==> flow/design.v <==
package mem_types;
    localparam NUM_SETS = 32;
    localparam NUM_ISETS= 32;
    typedef struct packed {  
        logic [(31-($clog2(NUM_SETS)+5)):00] tag;
        logic [($clog2(NUM_SETS)-1):00] set_addr;
        logic [04:00] offset;
        logic   [31:0]  ufp_addr;
        logic   [3:0]   ufp_rmask;
        logic   [3:0]   ufp_wmask;
        logic   [31:0]  ufp_wdata;
    } cache_t;
    typedef struct packed {  
        logic [(31-($clog2(NUM_ISETS)+5)):00] tag;
        logic [($clog2(NUM_ISETS)-1):00] set_addr;
        logic [04:00] offset;
        logic   [31:0]  ufp_addr;
        logic   [3:0]   ufp_rmask;
        logic   [3:0]   ufp_wmask;
        logic   [31:0]  ufp_wdata;
    } icache_t;
endpackage : mem_types
package rv32i_types;
    localparam NUM_ARCH_REG = 32;
    localparam NUM_ROB_ENTRIES = 8;
    localparam NUM_PHYS_REG = NUM_ROB_ENTRIES+ 32;
    localparam PHYS_REG_IDX = $clog2(NUM_PHYS_REG) - 1;
    localparam ARCH_REG_IDX = $clog2(NUM_ARCH_REG) - 1;
    localparam NUM_RS_ENTRIES = 2;
    localparam ST_Q_ENTRIES = 2;  
    localparam LD_RS_ENTRIES = 2;  
    localparam BRANCH_PRED_M = 1;
    localparam NUM_ORDER = 10;
    typedef struct packed {
        logic valid;
        logic [63:0] order;
        logic [31:0] inst;
        logic [ARCH_REG_IDX:0] rs1_addr, rs2_addr, rd_addr;
        logic [31:0] rs1_rdata, rs2_rdata, rd_wdata;
        logic [31:0] pc_rdata;
        logic [31:0] pc_wdata;
        logic [31:0] mem_addr;
        logic [3:0] mem_rmask;
        logic [3:0] mem_wmask;
        logic [31:0] mem_rdata;
        logic [31:0] mem_wdata;
    } rvfi_t;
    typedef struct packed {
        logic [ARCH_REG_IDX:0] rd;
        logic [PHYS_REG_IDX:0] pd;
        logic valid;
        logic [$clog2(NUM_ROB_ENTRIES)-1:0] rob_entry_idx;
        logic [31:0] rs1_value, rs2_value, value;
        logic [6:0]  opcode;
        logic [31:0] pc;
        logic [31:0] calculated_pc_next;
        logic [31:0] mem_addr;
        logic [3:0]  mem_rmask;
        logic [3:0]  mem_wmask;
        logic [31:0]  mem_rdata;
        logic [31:0]  mem_wdata;
    } cdb_entry_t; 
    typedef struct packed {
        logic   [31:0]  inst;  
        logic   [31:0]  pc;
        logic   [31:0]  pc_next;  
        logic           valid;  
        logic   [PHYS_REG_IDX:0]   ps1_s, ps2_s, pd_s;
        logic   [ARCH_REG_IDX:0]  rd_s, rs1_s, rs2_s;
        logic   ps1_valid, ps2_valid;
        logic   [2:0]   funct3;
        logic   [6:0]   funct7;
        logic   [6:0]   opcode;
        logic   [31:0]  imm;
        logic   [63:0]  order;
        logic   [BRANCH_PRED_M - 1:0]   br_hist;
        logic           regf_we;
    } decode_rename_to_dispatch_t;  
    typedef struct packed {
        logic [PHYS_REG_IDX:0] pd;
        logic [ARCH_REG_IDX:0] rs1, rs2, rd;
        logic           write_en;  
    } decode_rename_to_RAT_t;  
    typedef struct packed {
        logic [PHYS_REG_IDX:0] ps1, ps2;
        logic ps1_valid, ps2_valid;
    } RAT_to_decode_rename_t;  
    typedef struct packed {
        logic [ARCH_REG_IDX:0] rd;
        logic [PHYS_REG_IDX:0] pd;
        logic [31:0] pc;
        logic [31:0] pc_next;
        logic [63:0] order;
        logic [6:0] opcode;
        logic [31:0] calculated_pc_next;
        logic   [BRANCH_PRED_M - 1:0]   br_hist;
    } dispatch_to_ROB_only_data_t;  
    typedef struct packed {
        dispatch_to_ROB_only_data_t dispatch_to_ROB_only_data;  
        rvfi_t rvfi;
        logic enqueue_rob;
    } dispatch_to_ROB_t;
    typedef struct packed {
        logic commit;
        dispatch_to_ROB_only_data_t dispatch_data;
        rvfi_t rvfi;
    } ROB_entry_t;
    typedef struct packed {
        logic [($clog2(NUM_ROB_ENTRIES)-1):0] rob_entry_idx;
        logic is_rob_full;
    } ROB_to_dispatch_t;  
    typedef struct packed {
        ROB_entry_t rob_entry;
        logic is_rob_empty;
    } ROB_to_RRF_t;
    typedef struct packed {
        logic dequeue;
    } RRF_to_ROB_t;
    typedef struct packed {
        logic ps1_valid, ps2_valid;
        logic [PHYS_REG_IDX:0] ps1, ps2, pd;
        logic [ARCH_REG_IDX:0] rd;
        logic [2:0] funct3;
        logic [6:0] funct7;
        logic [6:0] opcode;
        logic [31:0] imm;
        logic [$clog2(NUM_ROB_ENTRIES)-1:0] rob_entry_idx;
        logic [31:0] pc;
        logic valid;
    } dispatch_to_rs_t;
    typedef struct packed {
        logic ps1_valid, ps2_valid;
        logic [PHYS_REG_IDX:0] ps1, ps2, pd;
        logic [ARCH_REG_IDX:0] rd;
        logic [2:0] funct3;
        logic [6:0] opcode;
        logic [31:0] imm;
        logic [$clog2(NUM_ROB_ENTRIES)-1:0] rob_entry_idx;
        logic [31:0] pc;
        logic valid;
    } dispatch_to_lsq_t;
    typedef struct packed {
        logic ps1_valid, ps2_valid;
        logic [PHYS_REG_IDX:0] ps1, ps2, pd;
        logic [ARCH_REG_IDX:0] rd;
        logic [2:0] funct3;
        logic [6:0] funct7;
        logic [6:0] opcode;
        logic [31:0] imm;
        logic [$clog2(NUM_ROB_ENTRIES)-1:0] rob_entry_idx;
        logic [31:0] pc;
        logic valid;
    } rs_to_alu_t;
       typedef struct packed {
        logic ps1_valid, ps2_valid;
        logic [PHYS_REG_IDX:0] ps1, ps2, pd;
        logic [ARCH_REG_IDX:0] rd;
        logic [2:0] funct3;
        logic [6:0] funct7;
        logic [6:0] opcode;
        logic [31:0] imm;
        logic [$clog2(NUM_ROB_ENTRIES)-1:0] rob_entry_idx;
        logic [31:0] pc;
        logic valid;
    } rs_to_br_t;
    typedef struct packed {
        logic ps1_valid, ps2_valid;
        logic [PHYS_REG_IDX:0] ps1, ps2, pd;
        logic [ARCH_REG_IDX:0] rd;
        logic [2:0] funct3;
        logic [6:0] funct7;
        logic [6:0] opcode;
        logic [31:0] imm;
        logic [$clog2(NUM_ROB_ENTRIES)-1:0] rob_entry_idx;
        logic [31:0] pc;
        logic valid;
    } rs_to_mult_t;
    typedef struct packed {
        logic ps1_valid, ps2_valid;
        logic [PHYS_REG_IDX:0] ps1, ps2, pd;
        logic [ARCH_REG_IDX:0] rd;
        logic [2:0] funct3;
        logic [6:0] funct7;
        logic [6:0] opcode;
        logic [31:0] imm;
        logic [$clog2(NUM_ROB_ENTRIES)-1:0] rob_entry_idx;
        logic [31:0] pc;
        logic valid;
    } rs_to_div_t;
    typedef struct packed {
        logic [PHYS_REG_IDX:0] pd;
        logic [ARCH_REG_IDX:0] rd;
        logic [2:0] funct3;
        logic [6:0] opcode;
        logic [$clog2(NUM_ROB_ENTRIES)-1:0] rob_entry_idx;
        logic [31:0] pc;
        logic valid;
    } mult_pipe_t;
    typedef struct packed {
        rs_to_alu_t data;
        logic [NUM_ORDER:0] order;
    } ALU_RS_entry_t;
    typedef struct packed {
        rs_to_alu_t data;
        logic [NUM_ORDER:0] order;
    } MUL_RS_entry_t;
    typedef struct packed {
        rs_to_br_t data;
        logic [NUM_ORDER:0] order;
    } BR_RS_entry_t;
    typedef struct packed {
        dispatch_to_lsq_t data;
        logic valid;
    } lsq_entry_t;
    typedef struct packed {
       logic   [31:0]  inst;
       logic   [31:0]  pc;
       logic   [31:0]  pc_next;
       logic   [63:0]  order;
       logic           valid;  
    } fetch_to_queue;  
    typedef enum logic [6:0] {
        op_b_lui       = 7'b0110111,  
        op_b_auipc     = 7'b0010111,  
        op_b_jal       = 7'b1101111,  
        op_b_jalr      = 7'b1100111,  
        op_b_br        = 7'b1100011,  
        op_b_load      = 7'b0000011,  
        op_b_store     = 7'b0100011,  
        op_b_imm       = 7'b0010011,  
        op_b_reg       = 7'b0110011   
    } rv32i_opcode;
    typedef enum logic [6:0] {
        base           = 7'b0000000,
        variant        = 7'b0100000,
        mult           = 7'b0000001
    } funct7_t;
    typedef enum logic [2:0] {
        arith_f3_add   = 3'b000,  
        arith_f3_sll   = 3'b001,
        arith_f3_slt   = 3'b010,
        arith_f3_sltu  = 3'b011,
        arith_f3_xor   = 3'b100,
        arith_f3_sr    = 3'b101,  
        arith_f3_or    = 3'b110,
        arith_f3_and   = 3'b111
    } arith_f3_t;
    typedef enum logic [2:0] {
        load_f3_lb     = 3'b000,
        load_f3_lh     = 3'b001,
        load_f3_lw     = 3'b010,
        load_f3_lbu    = 3'b100,
        load_f3_lhu    = 3'b101
    } load_f3_t;
    typedef enum logic [2:0] {
        store_f3_sb    = 3'b000,
        store_f3_sh    = 3'b001,
        store_f3_sw    = 3'b010
    } store_f3_t;
    typedef enum logic [2:0] { 
        branch_f3_beq  = 3'b000,
        branch_f3_bne  = 3'b001,
        branch_f3_blt  = 3'b100,
        branch_f3_bge  = 3'b101,
        branch_f3_bltu = 3'b110,
        branch_f3_bgeu = 3'b111
    } branch_f3_t;
    typedef enum logic [2:0] {
        alu_op_add     = 3'b000,
        alu_op_sll     = 3'b001,
        alu_op_sra     = 3'b010,
        alu_op_sub     = 3'b011,
        alu_op_xor     = 3'b100,
        alu_op_srl     = 3'b101,
        alu_op_or      = 3'b110,
        alu_op_and     = 3'b111
    } alu_ops;
    typedef enum logic [2:0] {
        mul_op_mul      = 3'b000,
        mul_op_mulh     = 3'b001,
        mul_op_mulhsu   = 3'b010,
        mul_op_mulhu    = 3'b011,
        mul_op_div      = 3'b100,
        mul_op_divu     = 3'b101,
        mul_op_rem      = 3'b110,
        mul_op_remu     = 3'b111
    } mul_ops;
    typedef union packed {
        logic [31:0] word;
        struct packed {
            logic [11:0] i_imm;
            logic [4:0]  rs1;
            logic [2:0]  funct3;
            logic [4:0]  rd;
            rv32i_opcode opcode;
        } i_type;
        struct packed {
            logic [6:0]  funct7;
            logic [4:0]  rs2;
            logic [4:0]  rs1;
            logic [2:0]  funct3;
            logic [4:0]  rd;
            rv32i_opcode opcode;
        } r_type;
        struct packed {
            logic [11:5] imm_s_top;
            logic [4:0]  rs2;
            logic [4:0]  rs1;
            logic [2:0]  funct3;
            logic [4:0]  imm_s_bot;
            rv32i_opcode opcode;
        } s_type;
        struct packed {
            logic [11:5] imm_s_top;
            logic [4:0]  rs2;
            logic [4:0]  rs1;
            logic [2:0]  funct3;
            logic [4:0]  imm_s_bot;
            rv32i_opcode opcode;
        } b_type;
        struct packed {
            logic [31:12] imm;
            logic [4:0]   rd;
            rv32i_opcode  opcode;
        } j_type;
    } instr_t;
endpackage : rv32i_types
module div_seq (
    input  logic        clk,
    input  logic        rst,
    input  logic        start,
    input  logic [32:0] a,
    input  logic [32:0] b,
    output logic        complete,
    output logic [32:0] quotient,
    output logic [32:0] remainder,
    output logic        divide_by_0
);
logic [5:0]  cnt;
logic [32:0] q_reg;      
logic [32:0] r_reg;      
logic [32:0] d_reg;      
logic        neg_q, neg_r, dbz;
logic [32:0] a_save;
logic [33:0] r_shift;
logic [34:0] r_sub;
assign r_shift = {r_reg, q_reg[32]};
assign r_sub   = {1'b0, r_shift} - {2'b00, d_reg};
always_ff @(posedge clk) begin
    if (rst) begin
        cnt <= '0;
    end else if (start) begin
        cnt    <= 6'd33;
        q_reg  <= a[32] ? (~a + 33'd1) : a;
        d_reg  <= b[32] ? (~b + 33'd1) : b;
        r_reg  <= '0;
        neg_q  <= a[32] ^ b[32];
        neg_r  <= a[32];
        dbz    <= (b == '0);
        a_save <= a;
    end else if (cnt != '0) begin
        cnt <= cnt - 6'd1;
        if (r_sub[34]) begin
            r_reg <= r_shift[32:0];
            q_reg <= {q_reg[31:0], 1'b0};
        end else begin
            r_reg <= r_sub[32:0];
            q_reg <= {q_reg[31:0], 1'b1};
        end
    end
end
assign complete    = (cnt == '0);
assign divide_by_0 = dbz;
assign quotient    = dbz ? '1 : (neg_q ? (~q_reg + 33'd1) : q_reg);
assign remainder   = dbz ? a_save : (neg_r ? (~r_reg + 33'd1) : r_reg);
endmodule
module divider_exec #(
    parameter NUM_STAGES = 33
)(
    input   rv32i_types::rs_to_div_t rs_to_div,
    input   logic [31: 0]   ps1_value,
    input   logic [31: 0]   ps2_value,
    input   logic           clk, rst,
    input   logic           cdb_arb_dequeue,           
    input   logic           res_station_select_from_RS,        
    output  rv32i_types::cdb_entry_t div_queue_result,
    output  logic           div_queue_is_full_to_CDB,       
    output  logic           div_is_ready_to_RS             
);
logic   [31: 0] div_queue_result_value;
rv32i_types::rs_to_div_t div_to_cdb_arb;
enum logic [1:0] {
    busy,
    not_busy = 2'b01,
    reset
} state;
logic [32:0] op_a;
logic [32:0] op_b;
logic [32:0] quotient;
logic [32:0] remainder;
logic divide_by_zero;
struct packed {
    rv32i_types::rs_to_div_t data;
    logic [31:0] ps1_value_shadow;
    logic [31:0] ps2_value_shadow;
} shadow_input;
logic shadow_overflow_flag;
assign shadow_overflow_flag = (shadow_input.ps1_value_shadow == 32'h80000000) && (shadow_input.ps2_value_shadow == '1);
logic div_is_done;
assign div_queue_is_full_to_CDB = div_is_done && state == busy;
always_ff @ (posedge clk) begin
    if(rst) begin
        state <= reset;
    end else begin
        case(state)
            busy: begin
                state <= cdb_arb_dequeue ? not_busy : state;
            end
            not_busy: begin
                state <= res_station_select_from_RS ? busy : state;
                shadow_input.data <= rs_to_div;
                shadow_input.ps1_value_shadow <= ps1_value;
                shadow_input.ps2_value_shadow <= ps2_value;
            end
            default: begin  
                state <= div_is_done ? not_busy : state;
                shadow_input <= '0;
            end
        endcase
    end
end
always_comb begin
    op_a = '0;
    op_b = '0;
    if(!rst) begin
        unique case(rs_to_div.funct3[0])
            1'b0: begin
                op_a = {ps1_value[31], ps1_value};
                op_b = {ps2_value[31], ps2_value};
            end
            1'b1: begin
                op_a = {1'b0, ps1_value};
                op_b = {1'b0, ps2_value};
            end
        endcase
    end
end
div_seq div_ip (
                .clk(clk),
                .rst(rst),
                .start(res_station_select_from_RS),
                .a(op_a),
                .b(op_b),
                .complete(div_is_done),
                .quotient(quotient),
                .remainder(remainder),
                .divide_by_0(divide_by_zero)
            );
always_comb begin
    div_to_cdb_arb = '0;
    div_is_ready_to_RS = '0; 
    div_queue_result_value = '0;
    if(!rst) begin
        unique case(state)
            busy: begin
                div_to_cdb_arb = shadow_input.data;
                div_is_ready_to_RS = '0;
            end
            not_busy: begin
                div_to_cdb_arb = '0;
                div_is_ready_to_RS = '1;            
            end
            default: begin
                div_to_cdb_arb = '0;
                div_is_ready_to_RS = '0;            
            end
        endcase
        unique case(shadow_input.data.funct3[1:0])
            2'b00: begin
                div_queue_result_value = divide_by_zero ? '1 : quotient[31:0];
                div_queue_result_value = shadow_overflow_flag ? 32'h80000000 : div_queue_result_value;
            end
            2'b01: begin
                div_queue_result_value = divide_by_zero ? '1 : quotient[31:0];
            end
            2'b10:begin
                div_queue_result_value = remainder[31:0];
                div_queue_result_value = shadow_overflow_flag ? 0 : div_queue_result_value;
            end
            2'b11: begin
                div_queue_result_value = remainder[31:0];
            end
        endcase
    end
    div_queue_result                = '0;
    div_queue_result.rd             = shadow_input.data.rd;
    div_queue_result.pd             = shadow_input.data.pd;
    div_queue_result.valid          = shadow_input.data.valid;
    div_queue_result.rob_entry_idx  = shadow_input.data.rob_entry_idx;
    div_queue_result.rs1_value      = shadow_input.ps1_value_shadow;
    div_queue_result.rs2_value      = shadow_input.ps2_value_shadow;
    div_queue_result.value          = div_queue_result_value;
    div_queue_result.pc            = shadow_input.data.pc;
    div_queue_result.calculated_pc_next = shadow_input.data.pc + 32'd4;
    div_queue_result.opcode        = shadow_input.data.opcode;
    div_queue_result.mem_addr      = '0;
    div_queue_result.mem_rmask     = '0;
    div_queue_result.mem_wmask     = '0;
    div_queue_result.mem_rdata     = '0;
    div_queue_result.mem_wdata     = '0;
end
endmodule
module div_unit
(
    input  logic        clk,
    input  logic        rst,
    input  logic        issue,           
    input  logic [2:0]  funct3,          
    input  logic [6:0]  opcode,
    input  logic [4:0]  rd,
    input  logic [5:0]  pd,
    input  logic [2:0]  rob_idx,
    input  logic [31:0] pc,
    input  logic [31:0] ps1_value,
    input  logic [31:0] ps2_value,
    output logic        ready,           
    input  logic        cdb_dequeue,     
    output logic        res_valid,
    output logic [4:0]  res_rd,
    output logic [5:0]  res_pd,
    output logic [2:0]  res_rob_idx,
    output logic [31:0] res_value,
    output logic [31:0] res_rs1_value,
    output logic [31:0] res_rs2_value,
    output logic [31:0] res_pc,
    output logic [31:0] res_pc_next,
    output logic [6:0]  res_opcode
);
rv32i_types::rs_to_div_t rs;
rv32i_types::cdb_entry_t res;
always_comb begin
    rs               = '0;
    rs.valid         = issue;
    rs.funct3        = funct3;
    rs.opcode        = opcode;
    rs.rd            = rd;
    rs.pd            = pd;
    rs.rob_entry_idx = rob_idx;
    rs.pc            = pc;
end
divider_exec div (
    .rs_to_div                  (rs),
    .ps1_value                  (ps1_value),
    .ps2_value                  (ps2_value),
    .clk                        (clk),
    .rst                        (rst),
    .cdb_arb_dequeue            (cdb_dequeue),
    .res_station_select_from_RS (issue),
    .div_queue_result           (res),
    .div_queue_is_full_to_CDB   (res_valid),
    .div_is_ready_to_RS         (ready)
);
assign res_rd        = res.rd;
assign res_pd        = res.pd;
assign res_rob_idx   = res.rob_entry_idx;
assign res_value     = res.value;
assign res_rs1_value = res.rs1_value;
assign res_rs2_value = res.rs2_value;
assign res_pc        = res.pc;
assign res_pc_next   = res.calculated_pc_next;
assign res_opcode    = res.opcode;
endmodule
Reports on div_unit
What the tools print for div_unit, step after step. Line numbers count from 1 in the design file above. Operators carry their Yosys type and port widths (W data, S select, Z words). Library cell names are shortened. A cell with - has no value.

Top module: div_unit. Clock port: clk. Cell library: sky130hd. Timing corner: tt_025C_1v80.

Word-level counts
Source: Yosys, flattened and elaborated, memories not mapped. Widths are those after wreduce. Registers that Yosys merges into a memory's read port (data or address) are not register bits. Print and check cells do not count. Equal cells are merged and count once.

The entry for flip-flop bits (word level) reads 302. Latch bits: 0. The entry for RAM bits reads 0. Under ROM bits stands 0. Under clocked read ports x word width stands 0. Memories: 0. The entry for bits of input ports reads 124. The figure for cells after elaboration is 81.

The entry for add/subtract/negate cells reads 7. Under $mul stands 0. The entry for divide/modulo/power cells reads 0. The figure for magnitude comparators is 0. Equal/unequal tests: 8. Shift-type cells: 0. The figure for mux-type cells is 30. For bitwise operators the number is 8. Reductions and logical operators: 14.

Operator list (count): $mux W32 (8); $mux W33 (7); $pmux W96 S2 (1); $pmux W33 S2 (2); $pmux W32 S4 (1); $pmux W32 S2 (2); $add A33 B1 Y33 const B (2); $not A33 Y33 (2); $add A32 B1 Y32 const B (2); $eq A32 B32 Y1 const B (2); $not A32 Y32 (2); $sub A34 B33 Y35 (1); $logic_not A33 Y1 (1); $add A32 B3 Y32 const B (1); $mux W6 (2); $reduce_and A2 Y1 (3); $sub A6 B1 Y6 const B (1); $logic_not A6 Y1 (1); $reduce_bool A6 Y1 (1); $mux W2 (3); $eq A2 B1 Y1 const B (2); $eq A2 B2 Y1 const B (2); $ne A2 B2 Y1 const B (2); $logic_not A2 Y1 (2); $pmux W2 S2 (1); $not A1 Y1 (3); $reduce_and A3 Y1 (1); $reduce_bool A3 Y1 (1).

Not listed: further kinds 5, cells in them 8.

Logic depth
Yosys ltp: most cells in a row. Word level: on the elaborated netlist, between registers, memories and ports. Mapped: between sequential cells and ports; inverters and the memories' decode and read muxes count.

Depth after elaboration: 7. The figure for ABC_AREA is 0. The figure for depth in mapped cells is 15. The figure for gate-level depth less buffers is 13.

Synthesis result
The flow's flattened synthesis, as Yosys stat reports it; memories are mapped. The netlist is that of the ABC_AREA named above (0 if unset); the other value can give another one. Totals and module areas in this step are rounded.

Cell types: edfxtp_1 (count 253, area in all 7.6E+03 sq um); buf_4 (count 120, area in all 900.864 sq um); xnor2_1 (count 100, area in all 875.84 sq um); and2_1 (count 127, area in all 794.512 sq um); nor2_1 (count 158, area in all 593.069 sq um); xor2_1 (count 67, area in all 586.813 sq um); ha_1 (count 41, area in all 512.992 sq um); a21oi_1 (count 100, area in all 500.48 sq um); nand2_1 (count 110, area in all 412.896 sq um); o21ai_0 (count 73, area in all 365.35 sq um); nor2b_1 (count 50, area in all 312.8 sq um); o31ai_1 (count 41, area in all 307.795 sq um); clkbuf_1 (count 67, area in all 251.491 sq um); inv_1 (count 60, area in all 225.216 sq um); nand4_1 (count 35, area in all 218.96 sq um); o22ai_1 (count 33, area in all 206.448 sq um); dfxtp_1 (count 9, area in all 180.173 sq um); nor4_1 (count 26, area in all 162.656 sq um).

Other cell types: 51; their cells: 256.

Cell count: 1726. Synthesis area: 0.0169 sq mm. The figure for sequential area is 0.00778 sq mm. The figure for mapped flip-flops is 262.

The figures by module come from a second, unflattened synthesis with its own total; it is not the netlist above.

The figure for cell total of the unflattened synthesis is 1792. Area (unflattened synthesis): 0.0179 sq mm.

Each row is one instance without its submodules.

Modules: div_seq (times used 1, cells 1073, area 0.0101 sq mm, seq. area 0.00414 sq mm); divider_exec (times used 1, cells 718, area 0.00777 sq mm, seq. area 0.00366 sq mm); div_unit (times used 1, cells 1, area 0.0000038 sq mm, seq. area 0 sq mm).

Timing after synthesis
OpenSTA on the mapped netlist: ideal clock, no wires. The path of least setup slack (recovery checks aside). Input and output delay are each 20% of the period. Register names are those of the netlist, which keeps one name where synthesis merged equal registers.

Path kind: input to register. Start point: in rst. End point: reg div.shadow_input. For period the number is 5500 ps. The entry for external input delay reads 1100 ps. Setup time: 598 ps. For launch time at the first pin the number is 1100 ps. Arrival time: 7511 ps. For path slack the number is -2609 ps. Under delay of the path stands 7009 ps. Driving pins on the path: 8. Path buffers: 7. Synthesis period reached: 8109 ps.

"delay of the path" = arrival - input delay + setup time. "driving pins on the path": output pins that drive a net of the path, with the launching flip-flop's if there is one; two outputs of one cell count as two. "synthesis period reached" is the clock period less the worst setup slack; recovery checks do not enter. This is arithmetic on one report: input and output delays are still those of the set period (20% each). Where an end lacks its bit number, it is one bit of the signal, or one of the new flip-flops if synthesis recoded a state register. Between the ends stands the longest chain of elaborated cells between them, by number of cells; it is not shown to be the way that was timed. Of several equally long chains one is given. Each line given opens the expression or statement behind the cell; cells for indexed reads and writes are added by Yosys, which also makes memories of some case tables.

Path through: clkbuf_1 > buf_1 > clkbuf_1 > clkbuf_1 > clkbuf_1 > buf_1 > buf_1 > nor2_1. Under length of the longest elaborated chain stands 2. The entry for elaborated cells on any way between the ends reads 2.

RTL lines, path after synthesis: start: declaration (RTL line 516) `input  logic        rst,`; $not A1 Y1; $reduce_and A2 Y1; end: assignment (RTL line 427) `shadow_input <= '0;`; end: declaration (RTL line 406) `} shadow_input;`.

Worst path after layout
From the final timing report of entry B: the path of least setup slack in the routed layout; clock arrival at registers is part of the times. The report prints the path's times to 10 ps; the period is as set.

Path kind: register to output. Start point: reg div.div_ip.r_reg[10]. End point: out res_value[31]. For period the number is 5500 ps. For launch time at the first pin the number is 550 ps. Arrival time: 4140 ps. For path slack the number is 260 ps. Driving pins on the path: 10. Path buffers: 1.

Between the ends stands the longest chain of elaborated cells between them, by number of cells; it is not shown to be the way that was timed. Of several equally long chains one is given. At most two assigning lines are given for a register; there are more.

Path through: edfxtp_1 > or4_4 > or4_4 > or4_4 > or4_4 > o31ai_4 > xor2_1 > a21oi_1 > o211a_1 > dlygate4sd2_1. Under length of the longest elaborated chain stands 7. The entry for elaborated cells on any way between the ends reads 7.

RTL lines, path after layout: start: declaration (RTL line 341) `logic [32:0] r_reg;`; start: assignment (RTL line 364) `r_reg <= r_shift[32:0];`; start: assignment (RTL line 367) `r_reg <= r_sub[32:0];`; $not A32 Y32 (RTL line 375) `assign remainder   = dbz ? a_save : (neg_r ? (~r_reg + 33'd1) : r_reg);`; $add A32 B1 Y32 (RTL line 375); $mux W32 x2 (RTL line 375); $mux W32 (RTL line 488) `div_queue_result_value = shadow_overflow_flag ? 0 : div_queue_result_value;`; $pmux W32 S4 (RTL line 478) `unique case(shadow_input.data.funct3[1:0])`; $mux W32 (RTL line 463) `if(!rst) begin`; end: declaration (RTL line 532) `output logic [31:0] res_value,`.

Module div_unit, platform sky130hd: 4 stored runs of the flow (Yosys, OpenROAD) with differing settings, in no particular order. Input and output delays are each 20% of the period that was set; the output load is 0.01 pF. "period achieved" = clock period - worst setup slack. The figure is calculated, with input and output delays left at 20% of the set period. "time used up by the worst setup path" is the time allowed to the run's worst setup path (the clock period less input and output delay, where it has them) less its slack. Clock arrival times count: a late capture clock shortens it, a late launch clock lengthens it. "total power after layout": no workload was simulated; the value follows from the tool's default switching activity. "time used up by the worst setup path" is given in steps of 10 ps. The measured numbers are rounded.

Files of entry A:
==> flow/run.sh <==
#!/bin/bash
# the make line also repeats the synthesis and layout settings of config.mk as NAME=value (left out here)
make -C /OpenROAD-flow-scripts/flow DESIGN_CONFIG=/design/flow/config.mk WORK_HOME=/design/flow/orfs CLKGATE_MAP_FILE= finish
==> flow/config.mk <==
export PLATFORM = sky130hd
export DESIGN_NAME = div_unit
export DESIGN_NICKNAME = div_unit
export VERILOG_FILES = /design/flow/design.v
export SDC_FILE = /design/flow/constraint.sdc
export NUM_CORES = 4
export LEC_CHECK = 0
export ABC_AREA = 1
export CAP_MARGIN = 0
export CELL_PAD_IN_SITES_DETAIL_PLACEMENT = 1
export CORE_MARGIN = 2
export CORE_UTILIZATION = 57
export CTS_CLUSTER_DIAMETER = 290
export CTS_CLUSTER_SIZE = 98
export GPL_ROUTABILITY_DRIVEN = 0
export GPL_TIMING_DRIVEN = 0
export MAX_ROUTING_LAYER = met4
export MIN_ROUTING_LAYER = met2
export PLACE_DENSITY_LB_ADDON = 0.04
export SLEW_MARGIN = 20
export TNS_END_PERCENT = 35
==> flow/constraint.sdc <==
create_clock -name core_clock -period 3.93 [get_ports {clk}]
set_input_delay 0.7860 -clock core_clock [delete_from_list [all_inputs] [get_ports {clk}]]
set_output_delay 0.7860 -clock core_clock [all_outputs]
set_load 0.01 [all_outputs]

Outcome of entry A: did not finish, placement stopped with DPL-0033.

Files of entry B:
==> flow/run.sh <==
#!/bin/bash
# the make line also repeats the synthesis and layout settings of config.mk as NAME=value (left out here)
make -C /OpenROAD-flow-scripts/flow DESIGN_CONFIG=/design/flow/config.mk WORK_HOME=/design/flow/orfs CLKGATE_MAP_FILE= finish
==> flow/config.mk <==
export PLATFORM = sky130hd
export DESIGN_NAME = div_unit
export DESIGN_NICKNAME = div_unit
export VERILOG_FILES = /design/flow/design.v
export SDC_FILE = /design/flow/constraint.sdc
export NUM_CORES = 4
export LEC_CHECK = 0
export CAP_MARGIN = 20
export CELL_PAD_IN_SITES_DETAIL_PLACEMENT = 2
export CELL_PAD_IN_SITES_GLOBAL_PLACEMENT = 2
export CORE_MARGIN = 10
export CORE_UTILIZATION = 40
export CTS_CLUSTER_DIAMETER = 110
export MAX_ROUTING_LAYER = met4
export PLACE_DENSITY_LB_ADDON = 0.19
export SETUP_SLACK_MARGIN = 0.23
export SLEW_MARGIN = 20
==> flow/constraint.sdc <==
create_clock -name core_clock -period 5.5 [get_ports {clk}]
set_input_delay 1.1000 -clock core_clock [delete_from_list [all_inputs] [get_ports {clk}]]
set_output_delay 1.1000 -clock core_clock [all_outputs]
set_load 0.01 [all_outputs]

Results of entry B. The measured area of the standard cells in the finished layout is 0.0209 sq mm. The period achieved comes to 5237 ps. The measured total negative slack on setup checks is 0 ps. For the total power after layout the run shows 7.34 mW. The mapped cell area after synthesis comes to 0.0169 sq mm. The time used up by the worst setup path stands at 4140 ps. Worst setup path type: register to output. The measured lowest setup slack is 263 ps. The final design utilization comes to 0.499. For the worst hold slack in the final report the run shows 460 ps. The measured area of the die is 0.0508 sq mm.

Files of entry C:
==> flow/run.sh <==
#!/bin/bash
# the make line also repeats the synthesis and layout settings of config.mk as NAME=value (left out here)
make -C /OpenROAD-flow-scripts/flow DESIGN_CONFIG=/design/flow/config.mk WORK_HOME=/design/flow/orfs CLKGATE_MAP_FILE= finish
==> flow/config.mk <==
export PLATFORM = sky130hd
export DESIGN_NAME = div_unit
export DESIGN_NICKNAME = div_unit
export VERILOG_FILES = /design/flow/design.v
export SDC_FILE = /design/flow/constraint.sdc
export NUM_CORES = 4
export LEC_CHECK = 0
export CAP_MARGIN = 20
export CELL_PAD_IN_SITES_DETAIL_PLACEMENT = 1
export CELL_PAD_IN_SITES_GLOBAL_PLACEMENT = 2
export CORE_MARGIN = 10
export CORE_UTILIZATION = 40
export CTS_CLUSTER_DIAMETER = 110
export HOLD_SLACK_MARGIN = 0.11
export MAX_ROUTING_LAYER = met4
export PLACE_DENSITY_LB_ADDON = 0.19
export SETUP_SLACK_MARGIN = 0.23
export SLEW_MARGIN = 20
==> flow/constraint.sdc <==
create_clock -name core_clock -period 5.5 [get_ports {clk}]
set_input_delay 1.1000 -clock core_clock [delete_from_list [all_inputs] [get_ports {clk}]]
set_output_delay 1.1000 -clock core_clock [all_outputs]
set_load 0.01 [all_outputs]

Results of entry C. The measured area of the standard cells in the finished layout is 0.0209 sq mm. The period achieved comes to 5172 ps. The measured total negative slack on setup checks is 0 ps. For the total power after layout the run shows 7.18 mW. The mapped cell area after synthesis comes to 0.0169 sq mm. The time used up by the worst setup path stands at 4070 ps. Worst setup path type: register to output. The measured lowest setup slack is 328 ps. The final design utilization comes to 0.498. For the worst hold slack in the final report the run shows 454 ps. The measured area of the die is 0.0508 sq mm.

Files of entry D:
==> flow/run.sh <==
#!/bin/bash
# the make line also repeats the synthesis and layout settings of config.mk as NAME=value (left out here)
make -C /OpenROAD-flow-scripts/flow DESIGN_CONFIG=/design/flow/config.mk WORK_HOME=/design/flow/orfs CLKGATE_MAP_FILE= finish
==> flow/config.mk <==
export PLATFORM = sky130hd
export DESIGN_NAME = div_unit
export DESIGN_NICKNAME = div_unit
export VERILOG_FILES = /design/flow/design.v
export SDC_FILE = /design/flow/constraint.sdc
export NUM_CORES = 4
export LEC_CHECK = 0
export ABC_AREA = 1
export CAP_MARGIN = 25
export CELL_PAD_IN_SITES_DETAIL_PLACEMENT = 2
export CORE_MARGIN = 2
export CORE_UTILIZATION = 62
export CTS_CLUSTER_DIAMETER = 290
export CTS_CLUSTER_SIZE = 98
export GPL_ROUTABILITY_DRIVEN = 0
export GPL_TIMING_DRIVEN = 0
export MAX_ROUTING_LAYER = met4
export MIN_ROUTING_LAYER = met2
export PLACE_DENSITY = 0.8
export SLEW_MARGIN = 20
export TNS_END_PERCENT = 55
==> flow/constraint.sdc <==
create_clock -name core_clock -period 3.93 [get_ports {clk}]
set_input_delay 0.7860 -clock core_clock [delete_from_list [all_inputs] [get_ports {clk}]]
set_output_delay 0.7860 -clock core_clock [all_outputs]
set_load 0.01 [all_outputs]

Outcome of entry D: did not finish, placement stopped with a tool error.
